==> flow/design.v <==
`timescale 1ns / 1ps
module conv (
input [4:0] stride,
input  conv_enable, 
output reg [18:0] address1 , address2, write_address,
output reg end_reach, full_conv_end, dot_sum_end,
input clk,
input reset,
input [9:0] w1 ,h1,w2,h2,
output reg [9:0] width, height
  );
reg [9:0] H1_index_outer , V1_index_outer ;
reg [5:0]	v1_index_inner , h1_index_inner ;
reg dot_sum_start ;
always @ (posedge clk) begin	 
		if (reset) begin
			H1_index_outer = 0;
			V1_index_outer = 0;
			v1_index_inner = 0;
			h1_index_inner = 0;
			address1 = 0;
			address2 = 0;
			write_address = 0;
			end_reach = 0;
			dot_sum_end = 0;
			dot_sum_start = 1;
			full_conv_end = 0;
			width = 0;
			height = 0;
		end
		else if (conv_enable) begin
				if (dot_sum_start) begin
						v1_index_inner = 0;
						h1_index_inner = 0;
						dot_sum_start = 0;
						dot_sum_end =0;
				end	
				if (!full_conv_end) begin
					address1 = address1 + 2'b01;
					h1_index_inner = h1_index_inner + 2'b01 ;
					if (h1_index_inner == w2) begin			 
						v1_index_inner = v1_index_inner + 1;
						h1_index_inner = 6'b0;								
						address1 = (v1_index_inner + V1_index_outer )* w1 + H1_index_outer;
					end	
					if (v1_index_inner == h2) begin			 
						H1_index_outer = H1_index_outer + stride;
						address1 = V1_index_outer * w1 + H1_index_outer ;
						dot_sum_start = 1;
						dot_sum_end =1;
						v1_index_inner = 6'b0;
					end
					if ((H1_index_outer + w2) > w1	) begin		 
						width = H1_index_outer;
						dot_sum_start = 1;
						V1_index_outer = V1_index_outer + stride;
						H1_index_outer = 10'b0000000000;
						address1 = V1_index_outer * w1;
					end
					if (address1 == h1*w1 ) 		full_conv_end = 1;		 
					if ((address1 + 1) == h1*w1 ) 		height = V1_index_outer + 1;
					address2 = v1_index_inner*w2 + h1_index_inner;
					if (dot_sum_start)	write_address	= write_address + 1;
				end
		end
    end
endmodule 
**Tool chain data of conv**

Tool output for the design above, in the order of the flow.
Lines are those of the file above, counted from 1.
Library cell names are shortened.
The mark -- stands for no value.

- Design top: conv
- Clock input: clk
- Cell library: sky130hd
- Library corner: tt_025C_1v80

**Word level**

Yosys after proc, flatten, opt, wreduce and memory -nomap, before mapping. Memory bits, and registers merged into a memory's read port (data or address), are not among the register bits. Print and check cells are not counted.

- Memories: 0
- Bits in latches: 0
- RAM bits: 0
- Word width x clocked read ports: 0
- Output and inout port bits: 80
- Word-level cells: 87
- Flip-flop bits (word level): 112
- Memory bits (read-only): 0

- Reductions and logical operators: 4
- Div/mod/pow operators: 0
- Equal/unequal tests: 4
- Multiplexer cells: 46
- Shift-type cells: 0
- Bitwise gates (word level): 1
- $lt $le $gt $ge: 1
- $add $sub $neg: 13
- Multipliers: 6

Operators with widths:

| operator | count |
|---|---|
| 10-bit by 10-bit multiplier with 19-bit output | 3 |
| 10-bit by 10-bit multiplier with 20-bit output | 1 |
| 11-bit by 10-bit multiplier with 19-bit output | 1 |
| 6-bit two-way mux | 20 |
| 19-bit two-way mux | 6 |
| 6-bit by 10-bit multiplier with 16-bit output | 1 |
| 10-bit two-way mux | 9 |
| 19-bit by 1-bit adder with 19-bit output with constant B | 2 |
| 19-bit by 10-bit adder with 19-bit output | 2 |
| 10-bit by 5-bit adder with 10-bit output | 2 |
| 19-bit by 1-bit adder with 20-bit output with constant B | 1 |
| 20-bit equality test | 1 |
| 6-bit by 10-bit equality test with 1-bit output | 2 |
| 19-bit equality test | 1 |
| 16-bit by 6-bit adder with 17-bit output | 1 |
| 6-bit by 1-bit adder with 6-bit output with constant B | 2 |
| 6-bit by 10-bit adder with 11-bit output | 1 |
| 1-bit two-way mux | 11 |
| 10-bit by 1-bit adder with 10-bit output with constant B | 1 |
| 10-bit adder | 1 |
| 10-bit > comparator | 1 |
| 3-bit AND reduction | 3 |
| 2-bit AND reduction | 1 |
| 1-bit NOT | 1 |

**Depth**

Depth = most cells in a row (Yosys ltp): at word level without a register or memory, in the mapped netlist without a sequential cell, where the memories' decode and read muxes count.

- Depth in word-level cells: 23
- ABC_AREA: 0
- Gate-level depth with buffers: 53
- Depth with buffers taken out: 42

**After synthesis**

Source: synth_stat.txt of the flow (Yosys; design flattened, memories mapped). It holds for the ABC_AREA given above (unset counts as 0); a run with the other value may have another netlist.
The area totals of this step are shown rounded.

- Sequential part of the area: 2200 sq um
- Buffers: 124
- Flip-flops: 110
- Mapped cells: 2938
- Synthesis area: 24100 sq um

Cell types:

| cell | count | area in all (sq um) |
|---|---|---|
| fa_1 | 313 | 6266.01 |
| ha_1 | 296 | 3.7E+03 |
| dfxtp_1 | 110 | 2.2E+03 |
| inv_1 | 437 | 1.64E+03 |
| and2_1 | 239 | 1.5E+03 |
| nand2_1 | 358 | 1.34E+03 |
| xnor2_1 | 137 | 1.2E+03 |
| nor2_1 | 210 | 788.256 |
| xor2_1 | 79 | 691.914 |
| a21oi_1 | 129 | 645.619 |
| clkbuf_1 | 100 | 375.36 |
| mux2i_1 | 29 | 290.278 |
| o21ai_0 | 56 | 280.269 |
| a21o_1 | 28 | 210.202 |
| o21bai_1 | 28 | 210.202 |
| nand3_1 | 41 | 205.197 |
| nor3_1 | 40 | 200.192 |
| a211oi_1 | 25 | 187.68 |

Other cell types: 68; their cells: 283.

**Timing after synthesis**

Source: OpenSTA report_checks on the synthesized netlist (no wires, ideal clock, input and output delay 20% of the period each), path of least setup slack; recovery checks are left aside. Register names are those of the netlist, which keeps one name where synthesis merged equal registers.

- Path kind: in2reg
- Start point: in w2[5]
- End point: reg height[0]
- Clock period: 11.0 ns
- Stages: 44
- Setup slack: 0.922 ns
- Path delay: 7.878 ns
- Time at the first pin: 2.200 ns
- Path buffers: 7
- Arrival: 9.954 ns
- External input delay: 2.200 ns
- Data required time: 10.876 ns
- Synthesis period reached: 10.078 ns

"path delay" is the arrival time less input delay plus setup time.
"stages": output pins that drive a net of the path, with the launching flip-flop's if there is one; two outputs of one cell count as two.
"synthesis period reached" = period - worst setup slack (recovery checks aside). The figure is calculated, with input and output delays left at 20% of the set period.
Between the ends stands the longest chain of elaborated cells between them, by number of cells; it is not shown to be the way that was timed. Of several equally long chains one is given.
Each line given opens the expression or statement behind the cell; cells for indexed reads and writes are added by Yosys, which also makes memories of some case tables.

- Cell sequence: clkbuf_1 -> nand2b_1 -> or4_4 -> a21o_1 -> a2111oi_4 -> o21ai_1 -> nor2_1 -> buf_4 -> buf_4 -> mux2i_1 -> inv_1 -> ha_1 -> a21o_1 -> a21oi_1 -> o21bai_1 -> a21oi_1 -> o21bai_1 -> a21oi_1 -> [8 not listed] -> o211ai_1 -> and2_1 -> buf_6 -> clkbuf_1 -> clkbuf_1 -> nand3_1 -> o31a_1 -> inv_1 -> ha_1 -> inv_1 -> or4_4 -> xnor2_1 -> a31oi_1 -> a2111oi_2 -> o2111ai_1 -> buf_6 -> mux2i_1 -> nor2_1
- Cells in the longest elaborated chain: 19

RTL lines, path post-synthesis:

| item | line | text |
|---|---|---|
| start, declared | 9 | `input [9:0] w1 ,h1,w2,h2,` |
| 6-bit by 10-bit equality test with 1-bit output | 41 | `if (h1_index_inner == w2) begin` |
| 6-bit two-way mux | 41 |  |
| 6-bit two-way mux | 38 | `if (!full_conv_end) begin` |
| 6-bit two-way mux | 31 | `else if (conv_enable) begin` |
| 6-bit two-way mux | 16 | `if (reset) begin` |
| 6-bit by 10-bit equality test with 1-bit output | 46 | `if (v1_index_inner == h2) begin` |
| 10-bit two-way mux | 46 |  |
| [5 not listed] | -- |  |
| 19-bit two-way mux | 53 | `if ((H1_index_outer + w2) > w1 ) begin` |
| 19-bit two-way mux | 38 |  |
| 19-bit two-way mux | 31 |  |
| 19-bit two-way mux | 16 |  |
| 19-bit by 1-bit adder with 20-bit output | 61 | `if ((address1 + 1) == h1*w1 ) height = V1_index_outer + 1;` |
| 20-bit equality test | 61 |  |
| 3-bit AND reduction | -- |  |
| end, assigned | 29 | `height = 0;` |
| end, assigned | 61 |  |
| end, declared | 10 | `output reg [9:0] width, height` |

**Worst path after layout**

Path of least setup slack in the final report of stored run 1 (OpenROAD, finished layout, wires in). Where an end is a register, its clock arrival counts in the times.

- Path kind: in2reg
- Start point: in stride[1]
- End point: reg height[8]
- Data required time: 11.25 ns
- Time at the first pin: 2.20 ns
- External input delay: 2.20 ns
- Arrival: 10.70 ns
- Stages: 33
- Clock period: 11.0 ns
- Path buffers: 3
- Setup slack: 0.55 ns

Between the ends stands the longest chain of elaborated cells between them, by number of cells; it is not shown to be the way that was timed. Of several equally long chains one is given.

- Cell sequence: clkdlybuf4s50_1 -> ha_1 -> a21o_1 -> a21oi_1 -> o21bai_1 -> a21oi_1 -> buf_4 -> nor2_1 -> xor2_1 -> nand2_1 -> fa_1 -> fa_1 -> fa_1 -> fa_1 -> inv_1 -> fa_1 -> ha_1 -> o21a_1 -> nor2_1 -> a211oi_1 -> o31ai_1 -> nand2_1 -> a21oi_1 -> xor2_1 -> mux2_2 -> xor2_1 -> a2111oi_1 -> a311oi_1 -> nor4_1 -> o2111ai_2 -> buf_12 -> mux2i_1 -> nor2_1
- Cells in the longest elaborated chain: 14

RTL lines, path after layout:

| item | line | text |
|---|---|---|
| start, declared | 3 | `input [4:0] stride,` |
| 10-bit by 5-bit adder with 10-bit output | 47 | `H1_index_outer = H1_index_outer + stride;` |
| 10-bit two-way mux | 46 | `if (v1_index_inner == h2) begin` |
| 10-bit two-way mux | 38 | `if (!full_conv_end) begin` |
| 10-bit two-way mux | 31 | `else if (conv_enable) begin` |
| 10-bit two-way mux | 16 | `if (reset) begin` |
| 10-bit adder | 53 | `if ((H1_index_outer + w2) > w1 ) begin` |
| 10-bit > comparator | 53 |  |
| 19-bit two-way mux | 53 |  |
| 19-bit two-way mux | 38 |  |
| 19-bit two-way mux | 31 |  |
| 19-bit two-way mux | 16 |  |
| 19-bit by 1-bit adder with 20-bit output | 61 | `if ((address1 + 1) == h1*w1 ) height = V1_index_outer + 1;` |
| 20-bit equality test | 61 |  |
| 3-bit AND reduction | -- |  |
| end, assigned | 29 | `height = 0;` |
| end, assigned | 61 |  |
| end, declared | 10 | `output reg [9:0] width, height` |

Lab notebook: conv

Flow measurements of conv on sky130hd: 5 stored runs with different settings, listed in no order. Input and output delays are each 20% of the period that was set; the output load is 0.01 pF.
"clock period achieved" = clock period - worst setup slack. The figure is calculated, with input and output delays left at 20% of the set period.
"critical path time" is the time allowed to the run's worst setup path (the clock period less input and output delay, where it has them) less its slack. Clock arrival times count: a late capture clock shortens it, a late launch clock lengthens it.
By "total power of the final layout" is meant OpenSTA's value without simulated activity: inputs other than the clock are taken to toggle once in ten clock periods, and the tool carries that through the logic.
The measured numbers are rounded.
A setting shown as n/a is not set for that run.
Results: n/a = not shown.

| name | stored run 1 | stored run 2 | stored run 3 | stored run 4 | stored run 5 |
|---|---|---|---|---|---|
| CAP_MARGIN | 0 | 20 | 40 | 20 | 20 |
| CORE_ASPECT_RATIO | 1.19 | n/a | 0.73 | 0.73 | n/a |
| CORE_MARGIN | 5 | 9 | 2 | 2 | 2 |
| CORE_UTILIZATION | 32 | 63 | 36 | 52 | 66 |
| CTS_CLUSTER_SIZE | 91 | n/a | 21 | 21 | 25 |
| GPL_ROUTABILITY_DRIVEN | 0 | n/a | n/a | 0 | n/a |
| MIN_ROUTING_LAYER | met1 | met2 | n/a | n/a | n/a |
| SETUP_SLACK_MARGIN | -0.85 | n/a | n/a | n/a | n/a |
| period_ns | 11.0 | 18.4 | 16.8 | 7.38 | 10.3 |
| SLEW_MARGIN | 20 | 20 | 20 | 20 | 20 |
| CELL_PAD_IN_SITES_GLOBAL_PLACEMENT | n/a | 3 | 1 | 1 | 1 |
| GPL_TIMING_DRIVEN | n/a | 1 | 1 | 1 | n/a |
| PLACE_DENSITY_LB_ADDON | n/a | 0.18 | n/a | n/a | 0.01 |
| TNS_END_PERCENT | n/a | 25 | 35 | 85 | n/a |
| CELL_PAD_IN_SITES_DETAIL_PLACEMENT | n/a | n/a | 1 | 1 | n/a |
| CTS_CLUSTER_DIAMETER | n/a | n/a | 192 | 192 | n/a |
| HOLD_SLACK_MARGIN | n/a | n/a | -0.1 | -0.1 | n/a |
| PLACE_DENSITY | n/a | n/a | 0.52 | 0.52 | n/a |
| ABC_AREA | n/a | n/a | n/a | n/a | 1 |
| total power of the final layout (µW) | 3190 | n/a | 2180 | n/a | n/a |
| clock period achieved (ns) | 10.454 | n/a | 13.459 | n/a | n/a |
| overall die area (sq um) | 81000 | n/a | 69100 | n/a | n/a |
| sum of negative setup slack (ns) | 0.000 | n/a | 0.000 | n/a | n/a |
| setup slack of the critical path (ns) | 0.546 | n/a | 3.34 | n/a | n/a |
| synthesis area (sq um) | 24100 | n/a | 24100 | n/a | n/a |
| utilization (%) | 36.6 | n/a | 40.1 | n/a | n/a |
| post-route worst hold slack (ns) | 0.456 | n/a | 0.458 | n/a | n/a |
| area of the standard cells in the finished layout (sq um) | 27300 | n/a | 26700 | n/a | n/a |
| critical path time (ns) | 8.25 | n/a | 10.10 | n/a | n/a |
| type of the worst setup path | in2reg | n/a | in2reg | n/a | n/a |

Stored run 2: unfinished; error FLW-0024 in placement
Stored run 4: unfinished; error DPL-0033 in clock tree synthesis
Stored run 5: unfinished; error FLW-0024 in placement
